==> flow/design.v <==
`timescale 1ns/10ps
module DW02_tree #(
    parameter num_inputs  = 8,
    parameter input_width = 8
) (
    input  wire [num_inputs*input_width-1:0] INPUT,
    output wire [input_width-1:0]            OUT0,
    output wire [input_width-1:0]            OUT1
);
integer i;
reg [input_width-1:0] sum;
always @(*) begin
    sum = {input_width{1'b0}};
    for (i = 0; i < num_inputs; i = i + 1)
        sum = sum + INPUT[i*input_width +: input_width];
end
assign OUT0 = sum;
assign OUT1 = {input_width{1'b0}};
endmodule
`timescale 1ns/10ps
module booth(
    input      [2:0] code,
    input      [8:0] src_data,
    output reg [9:0] out_data,  
    output reg       out_inv    
);
always @( * ) begin
    case( code )
        3'b000,
        3'b111:
        begin
            out_data = 10'h200;
            out_inv = 1'b0;
        end
        3'b001,
        3'b010:
        begin
            out_data = {~src_data[8], src_data};
            out_inv = 1'b0;
        end
        3'b101,
        3'b110:
        begin
            out_data = {src_data[8], ~src_data};
            out_inv = 1'b1;
        end
        3'b011:
        begin
            out_data = {~src_data[8], src_data[7:0], 1'b0};
            out_inv = 1'b0;
        end
        3'b100:
        begin
            out_data = {src_data[8], ~src_data[7:0], 1'b1};
            out_inv = 1'b1;
        end
        default:
        begin
            out_data = 10'h200;
            out_inv = 1'b0;
        end
    endcase
end
endmodule
`timescale 1ns/10ps
module mul_int8(
    input  wire [8:0]   rs1,
    input  wire [7:0]   rs2,
    output wire [16:0]  mul
);
wire [8:0] code;
wire [2:0] code_0;
wire [2:0] code_1;
wire [2:0] code_2;
wire [2:0] code_3;
wire [9:0] sel_data_0;
wire [9:0] sel_data_1;
wire [9:0] sel_data_2;
wire [9:0] sel_data_3;
wire sel_inv_0;
wire sel_inv_1;
wire sel_inv_2;
wire sel_inv_3;
assign code = {rs2[7:0], 1'b0};
assign code_0 = code[2:0];
assign code_1 = code[4:2];
assign code_2 = code[6:4];
assign code_3 = code[8:6];
booth u_booth_0 (
    .code      (code_0[2:0])
    ,.src_data (rs1[8:0])
    ,.out_data (sel_data_0)
    ,.out_inv  (sel_inv_0)
);
booth u_booth_1 (
    .code      (code_1[2:0])
    ,.src_data (rs1[8:0])
    ,.out_data (sel_data_1)
    ,.out_inv  (sel_inv_1)
);
booth u_booth_2 (
    .code      (code_2[2:0])
    ,.src_data (rs1[8:0])
    ,.out_data (sel_data_2)
    ,.out_inv  (sel_inv_2)
);
booth u_booth_3 (
    .code      (code_3[2:0])
    ,.src_data (rs1[8:0])
    ,.out_data (sel_data_3)
    ,.out_inv  (sel_inv_3)
);
reg     [16:0] ppre_0;
reg     [16:0] ppre_1;
reg     [16:0] ppre_2;
reg     [16:0] ppre_3;
reg     [16:0] ppre_4;
always @( * ) begin
    ppre_0 = {7'b0, sel_data_0};
    ppre_1 = {5'b0, sel_data_1, 1'b0, sel_inv_0};
    ppre_2 = {3'b0, sel_data_2, 1'b0, sel_inv_1, 2'b0};
    ppre_3 = {1'b0, sel_data_3, 1'b0, sel_inv_2, 4'b0};
    ppre_4 = {10'b0, sel_inv_3 , 6'b0 }; 
end
wire [84:0] pp_in;
assign pp_in = {ppre_4, ppre_3, ppre_2, ppre_1, ppre_0};
wire [16:0] pp_out_0;
wire [16:0] pp_out_1;
DW02_tree #(5, 17) u_tree_l0n0 (
   .INPUT    (pp_in[84:0])
  ,.OUT0     (pp_out_0[16:0])
  ,.OUT1     (pp_out_1[16:0])
);
assign mul = pp_out_0 + pp_out_1;
endmodule
`timescale 1ns/10ps
module mul(
    input  wire        clk,
    input  wire        rst,
    input  wire [63:0] lm,
    input  wire [63:0] rm,
    input  wire [1:0]  Data_type,
    output reg  [19:0] mul_out
);
wire is_8;
wire is_exp4;
wire is_ternary;
assign is_8 = Data_type==2'b11 || Data_type==2'b00; 
assign lm_is_int8 = Data_type==2'b11;
assign is_exp4 = Data_type==2'b10;
assign is_ternary = Data_type==2'b01;
wire [8:0] lms_0;
wire [8:0] lms_1;
wire [8:0] lms_2;
wire [8:0] lms_3;
wire [8:0] lms_4;
wire [8:0] lms_5;
wire [8:0] lms_6;
wire [8:0] lms_7;
wire [7:0] rm8_0;
wire [7:0] rm8_1;
wire [7:0] rm8_2;
wire [7:0] rm8_3;
wire [7:0] rm8_4;
wire [7:0] rm8_5;
wire [7:0] rm8_6;
wire [7:0] rm8_7;
wire [16:0] mul_int8_0;
wire [16:0] mul_int8_1;
wire [16:0] mul_int8_2;
wire [16:0] mul_int8_3;
wire [16:0] mul_int8_4;
wire [16:0] mul_int8_5;
wire [16:0] mul_int8_6;
wire [16:0] mul_int8_7;
assign lms_0 = !is_8 ? 9'd0 : lm_is_int8 ? {lm[7 ],lm[7 :0 ]} : {1'b0,lm[7 :0 ]};
assign lms_1 = !is_8 ? 9'd0 : lm_is_int8 ? {lm[15],lm[15:8 ]} : {1'b0,lm[15:8 ]};
assign lms_2 = !is_8 ? 9'd0 : lm_is_int8 ? {lm[23],lm[23:16]} : {1'b0,lm[23:16]};
assign lms_3 = !is_8 ? 9'd0 : lm_is_int8 ? {lm[31],lm[31:24]} : {1'b0,lm[31:24]};
assign lms_4 = !is_8 ? 9'd0 : lm_is_int8 ? {lm[39],lm[39:32]} : {1'b0,lm[39:32]};
assign lms_5 = !is_8 ? 9'd0 : lm_is_int8 ? {lm[47],lm[47:40]} : {1'b0,lm[47:40]};
assign lms_6 = !is_8 ? 9'd0 : lm_is_int8 ? {lm[55],lm[55:48]} : {1'b0,lm[55:48]};
assign lms_7 = !is_8 ? 9'd0 : lm_is_int8 ? {lm[63],lm[63:56]} : {1'b0,lm[63:56]};
assign {rm8_7,rm8_6,rm8_5,rm8_4,rm8_3,rm8_2,rm8_1,rm8_0} = rm;
mul_int8     u_mul_int8_0(
     .rs1   (lms_0     )
    ,.rs2   (rm8_0     )
    ,.mul   (mul_int8_0)
);
mul_int8     u_mul_int8_1(
     .rs1   (lms_1     )
    ,.rs2   (rm8_1     )
    ,.mul   (mul_int8_1)
);
mul_int8     u_mul_int8_2(
     .rs1   (lms_2     )
    ,.rs2   (rm8_2     )
    ,.mul   (mul_int8_2)
);
mul_int8     u_mul_int8_3(
     .rs1   (lms_3     )
    ,.rs2   (rm8_3     )
    ,.mul   (mul_int8_3)
);
mul_int8     u_mul_int8_4(
     .rs1   (lms_4     )
    ,.rs2   (rm8_4     )
    ,.mul   (mul_int8_4)
);
mul_int8     u_mul_int8_5(
     .rs1   (lms_5     )
    ,.rs2   (rm8_5     )
    ,.mul   (mul_int8_5)
);
mul_int8     u_mul_int8_6(
     .rs1   (lms_6     )
    ,.rs2   (rm8_6     )
    ,.mul   (mul_int8_6)
);
mul_int8     u_mul_int8_7(
     .rs1   (lms_7     )
    ,.rs2   (rm8_7     )
    ,.mul   (mul_int8_7)
);
function [13:0] exp4mul;
    input [3:0] a;
    input [3:0] b;
    reg [3:0] exp;
    reg zero_f;
    reg sign;
    reg [12:0] exp_decode;
    begin
        zero_f = (~|a[2:0]) | (~|b[2:0]);
        sign = a[3]^b[3];
        exp = zero_f ? 4'b0000 : a[2:0] + b[2:0] - 2'b10;
        exp_decode = 13'd1 << exp;
        exp4mul = zero_f ? 14'h2000 :
            sign ? {1'b0,~exp_decode+1'b1} :
            {1'b1, exp_decode};  
    end
endfunction
wire [13:0] mul_exp4_0;
wire [13:0] mul_exp4_1;
wire [13:0] mul_exp4_2;
wire [13:0] mul_exp4_3;
wire [13:0] mul_exp4_4;
wire [13:0] mul_exp4_5;
wire [13:0] mul_exp4_6;
wire [13:0] mul_exp4_7;
wire [13:0] mul_exp4_8;
wire [13:0] mul_exp4_9;
wire [13:0] mul_exp4_10;
wire [13:0] mul_exp4_11;
wire [13:0] mul_exp4_12;
wire [13:0] mul_exp4_13;
wire [13:0] mul_exp4_14;
wire [13:0] mul_exp4_15;
assign mul_exp4_0  = is_exp4 ? exp4mul(lm[ 3:0 ], rm[ 3:0 ]) : 14'd0;
assign mul_exp4_1  = is_exp4 ? exp4mul(lm[ 7:4 ], rm[ 7:4 ]) : 14'd0;
assign mul_exp4_2  = is_exp4 ? exp4mul(lm[11:8 ], rm[11:8 ]) : 14'd0;
assign mul_exp4_3  = is_exp4 ? exp4mul(lm[15:12], rm[15:12]) : 14'd0;
assign mul_exp4_4  = is_exp4 ? exp4mul(lm[19:16], rm[19:16]) : 14'd0;
assign mul_exp4_5  = is_exp4 ? exp4mul(lm[23:20], rm[23:20]) : 14'd0;
assign mul_exp4_6  = is_exp4 ? exp4mul(lm[27:24], rm[27:24]) : 14'd0;
assign mul_exp4_7  = is_exp4 ? exp4mul(lm[31:28], rm[31:28]) : 14'd0;
assign mul_exp4_8  = is_exp4 ? exp4mul(lm[35:32], rm[35:32]) : 14'd0;
assign mul_exp4_9  = is_exp4 ? exp4mul(lm[39:36], rm[39:36]) : 14'd0;
assign mul_exp4_10 = is_exp4 ? exp4mul(lm[43:40], rm[43:40]) : 14'd0;
assign mul_exp4_11 = is_exp4 ? exp4mul(lm[47:44], rm[47:44]) : 14'd0;
assign mul_exp4_12 = is_exp4 ? exp4mul(lm[51:48], rm[51:48]) : 14'd0;
assign mul_exp4_13 = is_exp4 ? exp4mul(lm[55:52], rm[55:52]) : 14'd0;
assign mul_exp4_14 = is_exp4 ? exp4mul(lm[59:56], rm[59:56]) : 14'd0;
assign mul_exp4_15 = is_exp4 ? exp4mul(lm[63:60], rm[63:60]) : 14'd0;
wire [14:0] mul_exp4_l0;
wire [14:0] mul_exp4_l1;
wire [14:0] mul_exp4_l2;
wire [14:0] mul_exp4_l3;
wire [14:0] mul_exp4_l4;
wire [14:0] mul_exp4_l5;
wire [14:0] mul_exp4_l6;
wire [14:0] mul_exp4_l7;
assign mul_exp4_l0 = mul_exp4_0 + mul_exp4_1;
assign mul_exp4_l1 = mul_exp4_2 + mul_exp4_3;
assign mul_exp4_l2 = mul_exp4_4 + mul_exp4_5;
assign mul_exp4_l3 = mul_exp4_6 + mul_exp4_7;
assign mul_exp4_l4 = mul_exp4_8 + mul_exp4_9;
assign mul_exp4_l5 = mul_exp4_10 + mul_exp4_11;
assign mul_exp4_l6 = mul_exp4_12 + mul_exp4_13;
assign mul_exp4_l7 = mul_exp4_14 + mul_exp4_15;
function [1:0] ternary2mul;
    input [1:0] a;
    input [1:0] b;
    begin
        ternary2mul = ((~|a) | (~|b)) ? 2'b10 : {a[1]~^b[1],1'b1}; 
    end
endfunction
wire [1:0] mul_ter2_0;
wire [1:0] mul_ter2_1;
wire [1:0] mul_ter2_2;
wire [1:0] mul_ter2_3;
wire [1:0] mul_ter2_4;
wire [1:0] mul_ter2_5;
wire [1:0] mul_ter2_6;
wire [1:0] mul_ter2_7;
wire [1:0] mul_ter2_8;
wire [1:0] mul_ter2_9;
wire [1:0] mul_ter2_10;
wire [1:0] mul_ter2_11;
wire [1:0] mul_ter2_12;
wire [1:0] mul_ter2_13;
wire [1:0] mul_ter2_14;
wire [1:0] mul_ter2_15;
wire [1:0] mul_ter2_16;
wire [1:0] mul_ter2_17;
wire [1:0] mul_ter2_18;
wire [1:0] mul_ter2_19;
wire [1:0] mul_ter2_20;
wire [1:0] mul_ter2_21;
wire [1:0] mul_ter2_22;
wire [1:0] mul_ter2_23;
wire [1:0] mul_ter2_24;
wire [1:0] mul_ter2_25;
wire [1:0] mul_ter2_26;
wire [1:0] mul_ter2_27;
wire [1:0] mul_ter2_28;
wire [1:0] mul_ter2_29;
wire [1:0] mul_ter2_30;
wire [1:0] mul_ter2_31;
assign mul_ter2_0  = is_ternary ? ternary2mul(lm[ 1:0 ],rm[ 1:0 ]) : 2'b00;
assign mul_ter2_1  = is_ternary ? ternary2mul(lm[ 3:2 ],rm[ 3:2 ]) : 2'b00;
assign mul_ter2_2  = is_ternary ? ternary2mul(lm[ 5:4 ],rm[ 5:4 ]) : 2'b00;
assign mul_ter2_3  = is_ternary ? ternary2mul(lm[ 7:6 ],rm[ 7:6 ]) : 2'b00;
assign mul_ter2_4  = is_ternary ? ternary2mul(lm[ 9:8 ],rm[ 9:8 ]) : 2'b00;
assign mul_ter2_5  = is_ternary ? ternary2mul(lm[11:10],rm[11:10]) : 2'b00;
assign mul_ter2_6  = is_ternary ? ternary2mul(lm[13:12],rm[13:12]) : 2'b00;
assign mul_ter2_7  = is_ternary ? ternary2mul(lm[15:14],rm[15:14]) : 2'b00;
assign mul_ter2_8  = is_ternary ? ternary2mul(lm[17:16],rm[17:16]) : 2'b00;
assign mul_ter2_9  = is_ternary ? ternary2mul(lm[19:18],rm[19:18]) : 2'b00;
assign mul_ter2_10 = is_ternary ? ternary2mul(lm[21:20],rm[21:20]) : 2'b00;
assign mul_ter2_11 = is_ternary ? ternary2mul(lm[23:22],rm[23:22]) : 2'b00;
assign mul_ter2_12 = is_ternary ? ternary2mul(lm[25:24],rm[25:24]) : 2'b00;
assign mul_ter2_13 = is_ternary ? ternary2mul(lm[27:26],rm[27:26]) : 2'b00;
assign mul_ter2_14 = is_ternary ? ternary2mul(lm[29:28],rm[29:28]) : 2'b00;
assign mul_ter2_15 = is_ternary ? ternary2mul(lm[31:30],rm[31:30]) : 2'b00;
assign mul_ter2_16 = is_ternary ? ternary2mul(lm[33:32],rm[33:32]) : 2'b00;
assign mul_ter2_17 = is_ternary ? ternary2mul(lm[35:34],rm[35:34]) : 2'b00;
assign mul_ter2_18 = is_ternary ? ternary2mul(lm[37:36],rm[37:36]) : 2'b00;
assign mul_ter2_19 = is_ternary ? ternary2mul(lm[39:38],rm[39:38]) : 2'b00;
assign mul_ter2_20 = is_ternary ? ternary2mul(lm[41:40],rm[41:40]) : 2'b00;
assign mul_ter2_21 = is_ternary ? ternary2mul(lm[43:42],rm[43:42]) : 2'b00;
assign mul_ter2_22 = is_ternary ? ternary2mul(lm[45:44],rm[45:44]) : 2'b00;
assign mul_ter2_23 = is_ternary ? ternary2mul(lm[47:46],rm[47:46]) : 2'b00;
assign mul_ter2_24 = is_ternary ? ternary2mul(lm[49:48],rm[49:48]) : 2'b00;
assign mul_ter2_25 = is_ternary ? ternary2mul(lm[51:50],rm[51:50]) : 2'b00;
assign mul_ter2_26 = is_ternary ? ternary2mul(lm[53:52],rm[53:52]) : 2'b00;
assign mul_ter2_27 = is_ternary ? ternary2mul(lm[55:54],rm[55:54]) : 2'b00;
assign mul_ter2_28 = is_ternary ? ternary2mul(lm[57:56],rm[57:56]) : 2'b00;
assign mul_ter2_29 = is_ternary ? ternary2mul(lm[59:58],rm[59:58]) : 2'b00;
assign mul_ter2_30 = is_ternary ? ternary2mul(lm[61:60],rm[61:60]) : 2'b00;
assign mul_ter2_31 = is_ternary ? ternary2mul(lm[63:62],rm[63:62]) : 2'b00;
wire [39:0] pp_ter2_in_3;
wire [39:0] pp_ter2_in_2;
wire [39:0] pp_ter2_in_1;
wire [39:0] pp_ter2_in_0;
wire [4:0] pp_ter2_out_0;
wire [4:0] pp_ter2_out_1;
wire [4:0] pp_ter2_out_2;
wire [4:0] pp_ter2_out_3;
wire [4:0] pp_ter2_out_4;
wire [4:0] pp_ter2_out_5;
wire [4:0] pp_ter2_out_6;
wire [4:0] pp_ter2_out_7;
assign pp_ter2_in_3 = {3'b000,mul_ter2_31, 3'b000,mul_ter2_30, 3'b000,mul_ter2_29, 3'b000,mul_ter2_28,
                       3'b000,mul_ter2_27, 3'b000,mul_ter2_26, 3'b000,mul_ter2_25, 3'b000,mul_ter2_24};
assign pp_ter2_in_2 = {3'b000,mul_ter2_23, 3'b000,mul_ter2_22, 3'b000,mul_ter2_21, 3'b000,mul_ter2_20,
                       3'b000,mul_ter2_19, 3'b000,mul_ter2_18, 3'b000,mul_ter2_17, 3'b000,mul_ter2_16};
assign pp_ter2_in_1 = {3'b000,mul_ter2_15, 3'b000,mul_ter2_14, 3'b000,mul_ter2_13, 3'b000,mul_ter2_12,
                       3'b000,mul_ter2_11, 3'b000,mul_ter2_10, 3'b000,mul_ter2_9,  3'b000,mul_ter2_8};
assign pp_ter2_in_0 = {3'b000,mul_ter2_7,  3'b000,mul_ter2_6,  3'b000,mul_ter2_5,  3'b000,mul_ter2_4,
                       3'b000,mul_ter2_3,  3'b000,mul_ter2_2,  3'b000,mul_ter2_1,  3'b000,mul_ter2_0};
DW02_tree #(8, 5) u_tree_ter0 (
   .INPUT    (pp_ter2_in_0[39:0])
  ,.OUT0     (pp_ter2_out_0[4:0])
  ,.OUT1     (pp_ter2_out_1[4:0])
);
DW02_tree #(8, 5) u_tree_ter1 (
   .INPUT    (pp_ter2_in_1[39:0])
  ,.OUT0     (pp_ter2_out_2[4:0])
  ,.OUT1     (pp_ter2_out_3[4:0])
);
DW02_tree #(8, 5) u_tree_ter2 (
   .INPUT    (pp_ter2_in_2[39:0])
  ,.OUT0     (pp_ter2_out_4[4:0])
  ,.OUT1     (pp_ter2_out_5[4:0])
);
DW02_tree #(8, 5) u_tree_ter3 (
   .INPUT    (pp_ter2_in_3[39:0])
  ,.OUT0     (pp_ter2_out_6[4:0])
  ,.OUT1     (pp_ter2_out_7[4:0])
);
reg [16:0] pp_reg[0:7];
wire [16:0] pp_reg_w[0:7];
assign pp_reg_w[0] = is_8 ? mul_int8_0[16:0] : is_exp4 ? {2'b00, mul_exp4_l0} : {{12{1'b0}}, pp_ter2_out_0};
assign pp_reg_w[1] = is_8 ? mul_int8_1[16:0] : is_exp4 ? {2'b00, mul_exp4_l1} : {{12{1'b0}}, pp_ter2_out_1};
assign pp_reg_w[2] = is_8 ? mul_int8_2[16:0] : is_exp4 ? {2'b00, mul_exp4_l2} : {{12{1'b0}}, pp_ter2_out_2};
assign pp_reg_w[3] = is_8 ? mul_int8_3[16:0] : is_exp4 ? {2'b00, mul_exp4_l3} : {{12{1'b0}}, pp_ter2_out_3};
assign pp_reg_w[4] = is_8 ? mul_int8_4[16:0] : is_exp4 ? {2'b00, mul_exp4_l4} : {{12{1'b0}}, pp_ter2_out_4};
assign pp_reg_w[5] = is_8 ? mul_int8_5[16:0] : is_exp4 ? {2'b00, mul_exp4_l5} : {{12{1'b0}}, pp_ter2_out_5};
assign pp_reg_w[6] = is_8 ? mul_int8_6[16:0] : is_exp4 ? {2'b00, mul_exp4_l6} : {{12{1'b0}}, pp_ter2_out_6};
assign pp_reg_w[7] = is_8 ? mul_int8_7[16:0] : is_exp4 ? {2'b00, mul_exp4_l7} : {{12{1'b0}}, pp_ter2_out_7};
always @(posedge clk) begin
    if(rst) begin
        pp_reg[0] <= #1 {17{1'b0}};
        pp_reg[1] <= #1 {17{1'b0}};
        pp_reg[2] <= #1 {17{1'b0}};
        pp_reg[3] <= #1 {17{1'b0}};
        pp_reg[4] <= #1 {17{1'b0}};
        pp_reg[5] <= #1 {17{1'b0}};
        pp_reg[6] <= #1 {17{1'b0}};
        pp_reg[7] <= #1 {17{1'b0}};
    end else begin
        pp_reg[0] <= #1 pp_reg_w[0];
        pp_reg[1] <= #1 pp_reg_w[1];
        pp_reg[2] <= #1 pp_reg_w[2];
        pp_reg[3] <= #1 pp_reg_w[3];
        pp_reg[4] <= #1 pp_reg_w[4];
        pp_reg[5] <= #1 pp_reg_w[5];
        pp_reg[6] <= #1 pp_reg_w[6];
        pp_reg[7] <= #1 pp_reg_w[7];
    end
end
wire [19:0] res_sub;
assign res_sub = is_8 ? 20'hAB000 :   
                 is_exp4 ? 20'hE0000 :   
                 20'hFFFC0;              
wire [179:0] mul_src;
assign mul_src = {3'b000,pp_reg[7], 3'b000,pp_reg[6], 3'b000,pp_reg[5], 3'b000,pp_reg[4],
                  3'b000,pp_reg[3], 3'b000,pp_reg[2], 3'b000,pp_reg[1], 3'b000,pp_reg[0],
                  res_sub[19:0] };
wire [19:0] mul_out0,mul_out1;
DW02_tree #(9, 20) u_tree_mul (
   .INPUT    (mul_src[179:0])
  ,.OUT0     (mul_out0[19:0])
  ,.OUT1     (mul_out1[19:0])
);
wire [19:0] mul_out_w;
assign mul_out_w = mul_out0 + mul_out1;
always @(posedge clk) begin
    if(rst)
        mul_out <= #1 {20{1'b0}};
    else
        mul_out <= #1 mul_out_w;
end
endmodule
### From RTL to reports: mul

Tool output for the design above, in the order of the flow.
Lines are those of the file above, counted from 1.
A cell with n/a has no value.

| set-up | value |
|---|---|
| design top | mul |
| clock | clk |
| standard-cell library | sky130hd |
| library corner | tt_025C_1v80 |

### Word-level counts

Source: Yosys, flattened and elaborated. Widths are those after wreduce; folded enables and synchronous resets count as part of the registers. Registers that Yosys merges into a memory's read port (data or address) are not register bits. Print and check cells do not count. Equal cells are merged and count once.

| operators by class | value |
|---|---|
| add/subtract/negate cells | 124 |
| multiply operators | 0 |
| div/mod/pow operators | 0 |
| order comparisons | 0 |
| equality and inequality tests | 195 |
| shift-type cells | 16 |
| mux-type cells | 226 |
| bitwise logic cells | 136 |
| reductions and logical operators | 362 |

Operators by type and width:

| operator | count |
|---|---|
| 10-bit parallel mux with 5-bit select | 24 |
| 14-bit two-way mux | 48 |
| 10-bit parallel mux with 4-bit select | 8 |
| 2-bit OR reduction | 152 |
| 3-bit equality test with constant B | 96 |
| 1-bit by 4-bit left shift with 13-bit output with constant A | 16 |
| 13-bit by 1-bit adder with 13-bit output with constant B | 16 |
| 13-bit inverter | 16 |
| 3-bit OR reduction | 56 |
| 20-bit by 17-bit adder with 20-bit output | 8 |
| 17-bit two-way mux | 9 |
| 3-bit by 2-bit equality test with 1-bit output with constant B | 48 |
| 9-bit two-way mux | 16 |
| 15-bit by 16-bit adder with 17-bit output | 8 |
| 17-bit by 7-bit adder with 17-bit output | 8 |
| 2-bit two-way mux | 64 |
| 13-bit by 14-bit adder with 15-bit output | 8 |
| 14-bit by 14-bit adder with 15-bit output | 8 |
| 5-bit by 2-bit adder with 5-bit output | 24 |
| 5-bit OR reduction | 24 |
| 15-bit two-way mux | 8 |
| 10-bit by 12-bit adder with 13-bit output | 8 |
| 1-bit zero test | 96 |
| 3-bit zero test | 32 |
| 3-bit by 1-bit equality test with 1-bit output with constant B | 24 |
| 9-bit inverter | 8 |
| 3-bit by 3-bit adder with 4-bit output | 16 |
| 4-bit by 2-bit subtractor with 4-bit output with constant B | 16 |

Not listed: further kinds 13, cells in them 194.

| bit counts | value |
|---|---|
| flip-flop bits (word level) | 156 |
| latch bits | 0 |
| memory bits (writable) | 0 |
| memory bits (read-only) | 0 |
| clocked read ports x word width | 0 |
| memories kept | 0 |
| bits of input ports | 132 |
| elaborated cells | 1,068 |

### Longest topological paths

Yosys ltp: most cells in a row. Word level: on the elaborated netlist, between registers, memories and ports. Mapped: between sequential cells and ports; inverters and the memories' decode and read muxes count.

| logic depth | value |
|---|---|
| word-level depth | 14 |
| ABC_AREA | 0 |
| gate-level depth with buffers | 27 |
| mapped depth without buffers | 24 |

### Synthesis result

The flow's flattened synthesis, as Yosys stat reports it; memories are mapped. The netlist is that of the ABC_AREA named above (0 if unset); the other value can give another one.

| synthesis totals | value |
|---|---|
| cells in the netlist | 6,310 |
| synthesis area | 0.04562 mm^2 |
| sequential area | 0.003123 mm^2 |
| flip-flop cells | 156 |

Cells by type:

| cell | count | area in all (um^2) |
|---|---|---|
| sky130_fd_sc_hd__ha_1 | 540 | 6,756.48 |
| sky130_fd_sc_hd__fa_1 | 300 | 6,005.76 |
| sky130_fd_sc_hd__dfxtp_1 | 156 | 3.12E+03 |
| sky130_fd_sc_hd__a21oi_1 | 601 | 3.01E+03 |
| sky130_fd_sc_hd__o21ai_0 | 538 | 2.69E+03 |
| sky130_fd_sc_hd__mux2i_1 | 268 | 2.68E+03 |
| sky130_fd_sc_hd__nor2_1 | 584 | 2.19E+03 |
| sky130_fd_sc_hd__nand2_1 | 489 | 1,835.51 |
| sky130_fd_sc_hd__inv_1 | 466 | 1.75E+03 |
| sky130_fd_sc_hd__xnor2_1 | 179 | 1.57E+03 |
| sky130_fd_sc_hd__clkbuf_1 | 403 | 1.51E+03 |
| sky130_fd_sc_hd__xor2_1 | 154 | 1.35E+03 |
| sky130_fd_sc_hd__a21o_1 | 130 | 975.936 |
| sky130_fd_sc_hd__nand3_1 | 145 | 725.696 |
| sky130_fd_sc_hd__o22ai_1 | 112 | 700.672 |
| sky130_fd_sc_hd__nor3_1 | 133 | 665.638 |
| sky130_fd_sc_hd__a22o_1 | 68 | 595.571 |
| sky130_fd_sc_hd__o221ai_1 | 55 | 481.712 |

Other cell types: 61; their cells: 989.
By module: a second synthesis without flattening, with its own total; a netlist apart from the flattened one above.

| unflattened totals | value |
|---|---|
| cells (unflattened synthesis) | 8,034 |
| area (unflattened synthesis) | 0.0629716 mm^2 |

Each row is one instance without its submodules.

By module:

| module | times used | cells | area (mm^2) | seq. area (mm^2) |
|---|---|---|---|---|
| mul | 1 | 2,814 | 0.0197815 | 0.003123 |
| DW02_tree | 8 | 299 | 0.0023648 | 0 |
| booth | 32 | 38 | 0.0003178 | 0 |
| mul_int8 | 8 | 107 | 0.0008308 | 0 |
| DW02_tree | 1 | 440 | 0.0043029 | 0 |
| DW02_tree | 4 | 79 | 0.0007883 | 0 |

### Worst setup path after synthesis

Source: OpenSTA report_checks on the synthesized netlist (no wires, ideal clock, input and output delay 20% of the period each), path of least setup slack; recovery checks are left aside. Register names are those of the netlist, which keeps one name where synthesis merged equal registers.

| timing post-synthesis | value |
|---|---|
| path type | input -> register |
| from | input Data_type[1] |
| to | register mul_out[19] |
| period | 6.5 ns |
| setup time | 0.121 ns |
| time at the first pin | 1.300 ns |
| arrival time | 6.212 ns |
| required time | 6.379 ns |
| setup slack | 0.167 ns |
| delay of the path | 5.033 ns |
| stages | 17 |
| period reached after synthesis | 6.333 ns |

"delay of the path" is the arrival time less input delay plus setup time.
"stages": output pins that drive a net of the path, with the launching flip-flop's if there is one; two outputs of one cell count as two.
"period reached after synthesis" = period - worst setup slack (recovery checks aside). The figure is calculated, with input and output delays left at 20% of the set period.
Between the ends stands the longest chain of elaborated cells between them, by number of cells; it is not shown to be the way that was timed. Of several equally long chains one is given.
Each line given opens the expression or statement behind the cell; cells for indexed reads and writes are added by Yosys, which also makes memories of some case tables.

| on the way, post-synthesis | value |
|---|---|
| cell sequence | sky130_fd_sc_hd__inv_1 > sky130_fd_sc_hd__ha_1 > sky130_fd_sc_hd__clkbuf_1 > sky130_fd_sc_hd__clkinv_1 > sky130_fd_sc_hd__clkbuf_1 > sky130_fd_sc_hd__fa_1 > sky130_fd_sc_hd__fa_1 > sky130_fd_sc_hd__fa_1 > sky130_fd_sc_hd__fa_1 > sky130_fd_sc_hd__inv_1 > sky130_fd_sc_hd__ha_1 > sky130_fd_sc_hd__or4_4 > sky130_fd_sc_hd__o2111a_1 > sky130_fd_sc_hd__a311o_1 > sky130_fd_sc_hd__o22ai_2 > sky130_fd_sc_hd__o21ai_2 > sky130_fd_sc_hd__mux2_4 |
| cells in the longest elaborated chain | 11 |
| elaborated cells between the ends (all ways) | 14 |
| classes of those cells | add/sub (8); eq/ne (2); mux (2); reduce/logical (2) |

Ends and longest elaborated chain, post-synthesis:

| what | line | text |
|---|---|---|
| from (decl) | 142 | `input  wire [1:0]  Data_type,` |
| 2-bit equality test | 150 | `assign is_exp4 = Data_type==2'b10;` |
| 17-bit two-way mux | 434 | `is_exp4 ? 20'hE0000 :` |
| 19-bit two-way mux | 433 | `assign res_sub = is_8 ? 20'hAB000 :` |
| 20-bit by 17-bit adder with 20-bit output (8 in a row) | 15 | `sum = sum + INPUT[i*input_width +: input_width];` |
| to (assign) | 450 | `mul_out <= #1 {20{1'b0}};` |
| to (assign) | 452 | `mul_out <= #1 mul_out_w;` |
| to (decl) | 143 | `output reg  [19:0] mul_out` |

### Path in the finished layout

Path of least setup slack in the final report of run 1 (OpenROAD, finished layout, wires in). Where an end is a register, its clock arrival counts in the times.

| timing post-layout | value |
|---|---|
| path type | input -> register |
| from | input Data_type[0] |
| to | register pp_reg[0][11] |
| period | 6.5 ns |
| setup time | 0.17 ns |
| time at the first pin | 1.30 ns |
| arrival time | 6.56 ns |
| required time | 6.78 ns |
| setup slack | 0.22 ns |
| stages | 20 |

Between the ends stands the longest chain of elaborated cells between them, by number of cells; it is not shown to be the way that was timed. Of several equally long chains one is given.

| on the way, post-layout | value |
|---|---|
| cell sequence | sky130_fd_sc_hd__clkdlybuf4s50_1 > sky130_fd_sc_hd__inv_1 > sky130_fd_sc_hd__ha_4 > sky130_fd_sc_hd__buf_12 > sky130_fd_sc_hd__buf_4 > sky130_fd_sc_hd__nor2_1 > sky130_fd_sc_hd__a22oi_1 > sky130_fd_sc_hd__fa_1 > sky130_fd_sc_hd__fa_1 > sky130_fd_sc_hd__inv_1 > sky130_fd_sc_hd__ha_1 > sky130_fd_sc_hd__ha_1 > sky130_fd_sc_hd__buf_4 > sky130_fd_sc_hd__a21o_1 > sky130_fd_sc_hd__a21o_1 > sky130_fd_sc_hd__a21oi_1 > sky130_fd_sc_hd__o21ai_0 > sky130_fd_sc_hd__a21oi_1 > sky130_fd_sc_hd__xor2_1 > sky130_fd_sc_hd__o22ai_1 |
| cells in the longest elaborated chain | 10 |
| elaborated cells between the ends (all ways) | 22 |
| classes of those cells | add/sub (5); eq/ne (2); mux (10); logic (3); reduce/logical (2) |

Ends and longest elaborated chain, post-layout:

| what | line | text |
|---|---|---|
| from (decl) | 142 | `input  wire [1:0]  Data_type,` |
| 2-bit equality test | 149 | `assign lm_is_int8 = Data_type==2'b11;` |
| 9-bit two-way mux (2 in a row) | 176 | `assign lms_0 = !is_8 ? 9'd0 : lm_is_int8 ? {lm[7 ],lm[7 :0 ]} : {1'b0,lm[7 :0 ]};` |
| 9-bit inverter | 44 | `out_data = {src_data[8], ~src_data};` |
| 10-bit parallel mux with 4-bit select | 28 | `case( code )` |
| 10-bit by 12-bit adder with 13-bit output | 15 | `sum = sum + INPUT[i*input_width +: input_width];` |
| 13-bit by 14-bit adder with 15-bit output | 15 |  |
| 15-bit by 16-bit adder with 17-bit output | 15 |  |
| 17-bit by 7-bit adder with 17-bit output | 15 |  |
| 17-bit two-way mux | 403 | `assign pp_reg_w[0] = is_8 ? mul_int8_0[16:0] : is_exp4 ? {2'b00, mul_exp4_l0} : {{12{1'b0}}, pp_ter2_out_0};` |
| to (assign) | 413 | `pp_reg[0] <= #1 {17{1'b0}};` |
| to (assign) | 422 | `pp_reg[0] <= #1 pp_reg_w[0];` |
| to (decl) | 401 | `reg [16:0] pp_reg[0:7];` |

# Flow runs of mul

Below are 4 stored runs of the flow (Yosys, OpenROAD; platform sky130hd) on mul, each with its settings and what was measured, unordered. Constraints: input delay and output delay 20% of the set period each, output load 0.01 pF.
"clock period achieved": clock period set for the run, less the worst setup slack. It is reckoned from that one timing run; input and output delays stay at 20% of the period that was set.
"allowed time less slack (worst setup path)" means the part of the period allowed to the worst setup path (the constraints hold back 20% at inputs and 20% at outputs) less its slack; where the path has registers, the arrival times of their clocks count too.

## Run 1

==> flow/run.sh <==
#!/bin/bash
# the make line also repeats the synthesis and layout settings of config.mk as NAME=value (left out here)
make -C /OpenROAD-flow-scripts/flow DESIGN_CONFIG=/design/flow/config.mk WORK_HOME=/design/flow/orfs CLKGATE_MAP_FILE= finish
==> flow/config.mk <==
export PLATFORM = sky130hd
export DESIGN_NAME = mul
export DESIGN_NICKNAME = mul
export VERILOG_FILES = /design/flow/design.v
export SDC_FILE = /design/flow/constraint.sdc
export NUM_CORES = 4
export LEC_CHECK = 0
export CAP_MARGIN = 20
export CORE_MARGIN = 2
export CORE_UTILIZATION = 40
export CTS_CLUSTER_SIZE = 96
export MAX_ROUTING_LAYER = met4
export MIN_ROUTING_LAYER = met2
export SLEW_MARGIN = 20
export TNS_END_PERCENT = 10
==> flow/constraint.sdc <==
create_clock -name core_clock -period 6.5 [get_ports {clk}]
set_input_delay 1.3000 -clock core_clock [delete_from_list [all_inputs] [get_ports {clk}]]
set_output_delay 1.3000 -clock core_clock [all_outputs]
set_load 0.01 [all_outputs]

| result of run 1 | value |
|---|---|
| synthesized cell area | 0.04562 mm^2 |
| total die area | 0.116766 mm^2 |
| worst setup slack after layout | 0.222 ns |
| final utilization | 46.8 % |
| allowed time less slack (worst setup path) | 4.98 ns |
| critical path kind | input -> register |
| clock period achieved | 6.278 ns |
| setup total negative slack | 0.000 ns |

## Run 2

==> flow/run.sh <==
#!/bin/bash
# the make line also repeats the synthesis and layout settings of config.mk as NAME=value (left out here)
make -C /OpenROAD-flow-scripts/flow DESIGN_CONFIG=/design/flow/config.mk WORK_HOME=/design/flow/orfs CLKGATE_MAP_FILE= finish
==> flow/config.mk <==
export PLATFORM = sky130hd
export DESIGN_NAME = mul
export DESIGN_NICKNAME = mul
export VERILOG_FILES = /design/flow/design.v
export SDC_FILE = /design/flow/constraint.sdc
export NUM_CORES = 4
export LEC_CHECK = 0
export CAP_MARGIN = 20
export CORE_MARGIN = 2
export CORE_UTILIZATION = 40
export SLEW_MARGIN = 20
==> flow/constraint.sdc <==
create_clock -name core_clock -period 9.24 [get_ports {clk}]
set_input_delay 1.8480 -clock core_clock [delete_from_list [all_inputs] [get_ports {clk}]]
set_output_delay 1.8480 -clock core_clock [all_outputs]
set_load 0.01 [all_outputs]

| result of run 2 | value |
|---|---|
| synthesized cell area | 0.04562 mm^2 |
| total die area | 0.116766 mm^2 |
| worst setup slack after layout | 1.738 ns |
| final utilization | 43.1 % |
| allowed time less slack (worst setup path) | 5.65 ns |
| critical path kind | input -> register |
| clock period achieved | 7.502 ns |
| setup total negative slack | 0.000 ns |

## Run 3

==> flow/run.sh <==
#!/bin/bash
# the make line also repeats the synthesis and layout settings of config.mk as NAME=value (left out here)
make -C /OpenROAD-flow-scripts/flow DESIGN_CONFIG=/design/flow/config.mk WORK_HOME=/design/flow/orfs CLKGATE_MAP_FILE= finish
==> flow/config.mk <==
export PLATFORM = sky130hd
export DESIGN_NAME = mul
export DESIGN_NICKNAME = mul
export VERILOG_FILES = /design/flow/design.v
export SDC_FILE = /design/flow/constraint.sdc
export NUM_CORES = 4
export LEC_CHECK = 0
export CAP_MARGIN = 20
export CELL_PAD_IN_SITES_DETAIL_PLACEMENT = 0
export CELL_PAD_IN_SITES_GLOBAL_PLACEMENT = 3
export CORE_MARGIN = 2
export CORE_UTILIZATION = 58
export CTS_CLUSTER_DIAMETER = 21
export PLACE_DENSITY_LB_ADDON = 0.28
export SETUP_SLACK_MARGIN = 1.65
export SLEW_MARGIN = 20
==> flow/constraint.sdc <==
create_clock -name core_clock -period 7.9 [get_ports {clk}]
set_input_delay 1.5800 -clock core_clock [delete_from_list [all_inputs] [get_ports {clk}]]
set_output_delay 1.5800 -clock core_clock [all_outputs]
set_load 0.01 [all_outputs]

Run 3: unfinished; error FLW-0024 in placement

## Run 4

==> flow/run.sh <==
#!/bin/bash
# the make line also repeats the synthesis and layout settings of config.mk as NAME=value (left out here)
make -C /OpenROAD-flow-scripts/flow DESIGN_CONFIG=/design/flow/config.mk WORK_HOME=/design/flow/orfs CLKGATE_MAP_FILE= finish
==> flow/config.mk <==
export PLATFORM = sky130hd
export DESIGN_NAME = mul
export DESIGN_NICKNAME = mul
export VERILOG_FILES = /design/flow/design.v
export SDC_FILE = /design/flow/constraint.sdc
export NUM_CORES = 4
export LEC_CHECK = 0
export CAP_MARGIN = 35
export CORE_MARGIN = 2
export CORE_UTILIZATION = 40
export CTS_CLUSTER_SIZE = 96
export GPL_TIMING_DRIVEN = 0
export MAX_ROUTING_LAYER = met4
export MIN_ROUTING_LAYER = met2
export SLEW_MARGIN = 20
export TNS_END_PERCENT = 10
==> flow/constraint.sdc <==
create_clock -name core_clock -period 11.0 [get_ports {clk}]
set_input_delay 2.2000 -clock core_clock [delete_from_list [all_inputs] [get_ports {clk}]]
set_output_delay 2.2000 -clock core_clock [all_outputs]
set_load 0.01 [all_outputs]

Run 4: unfinished; error GRT-0116 in routing
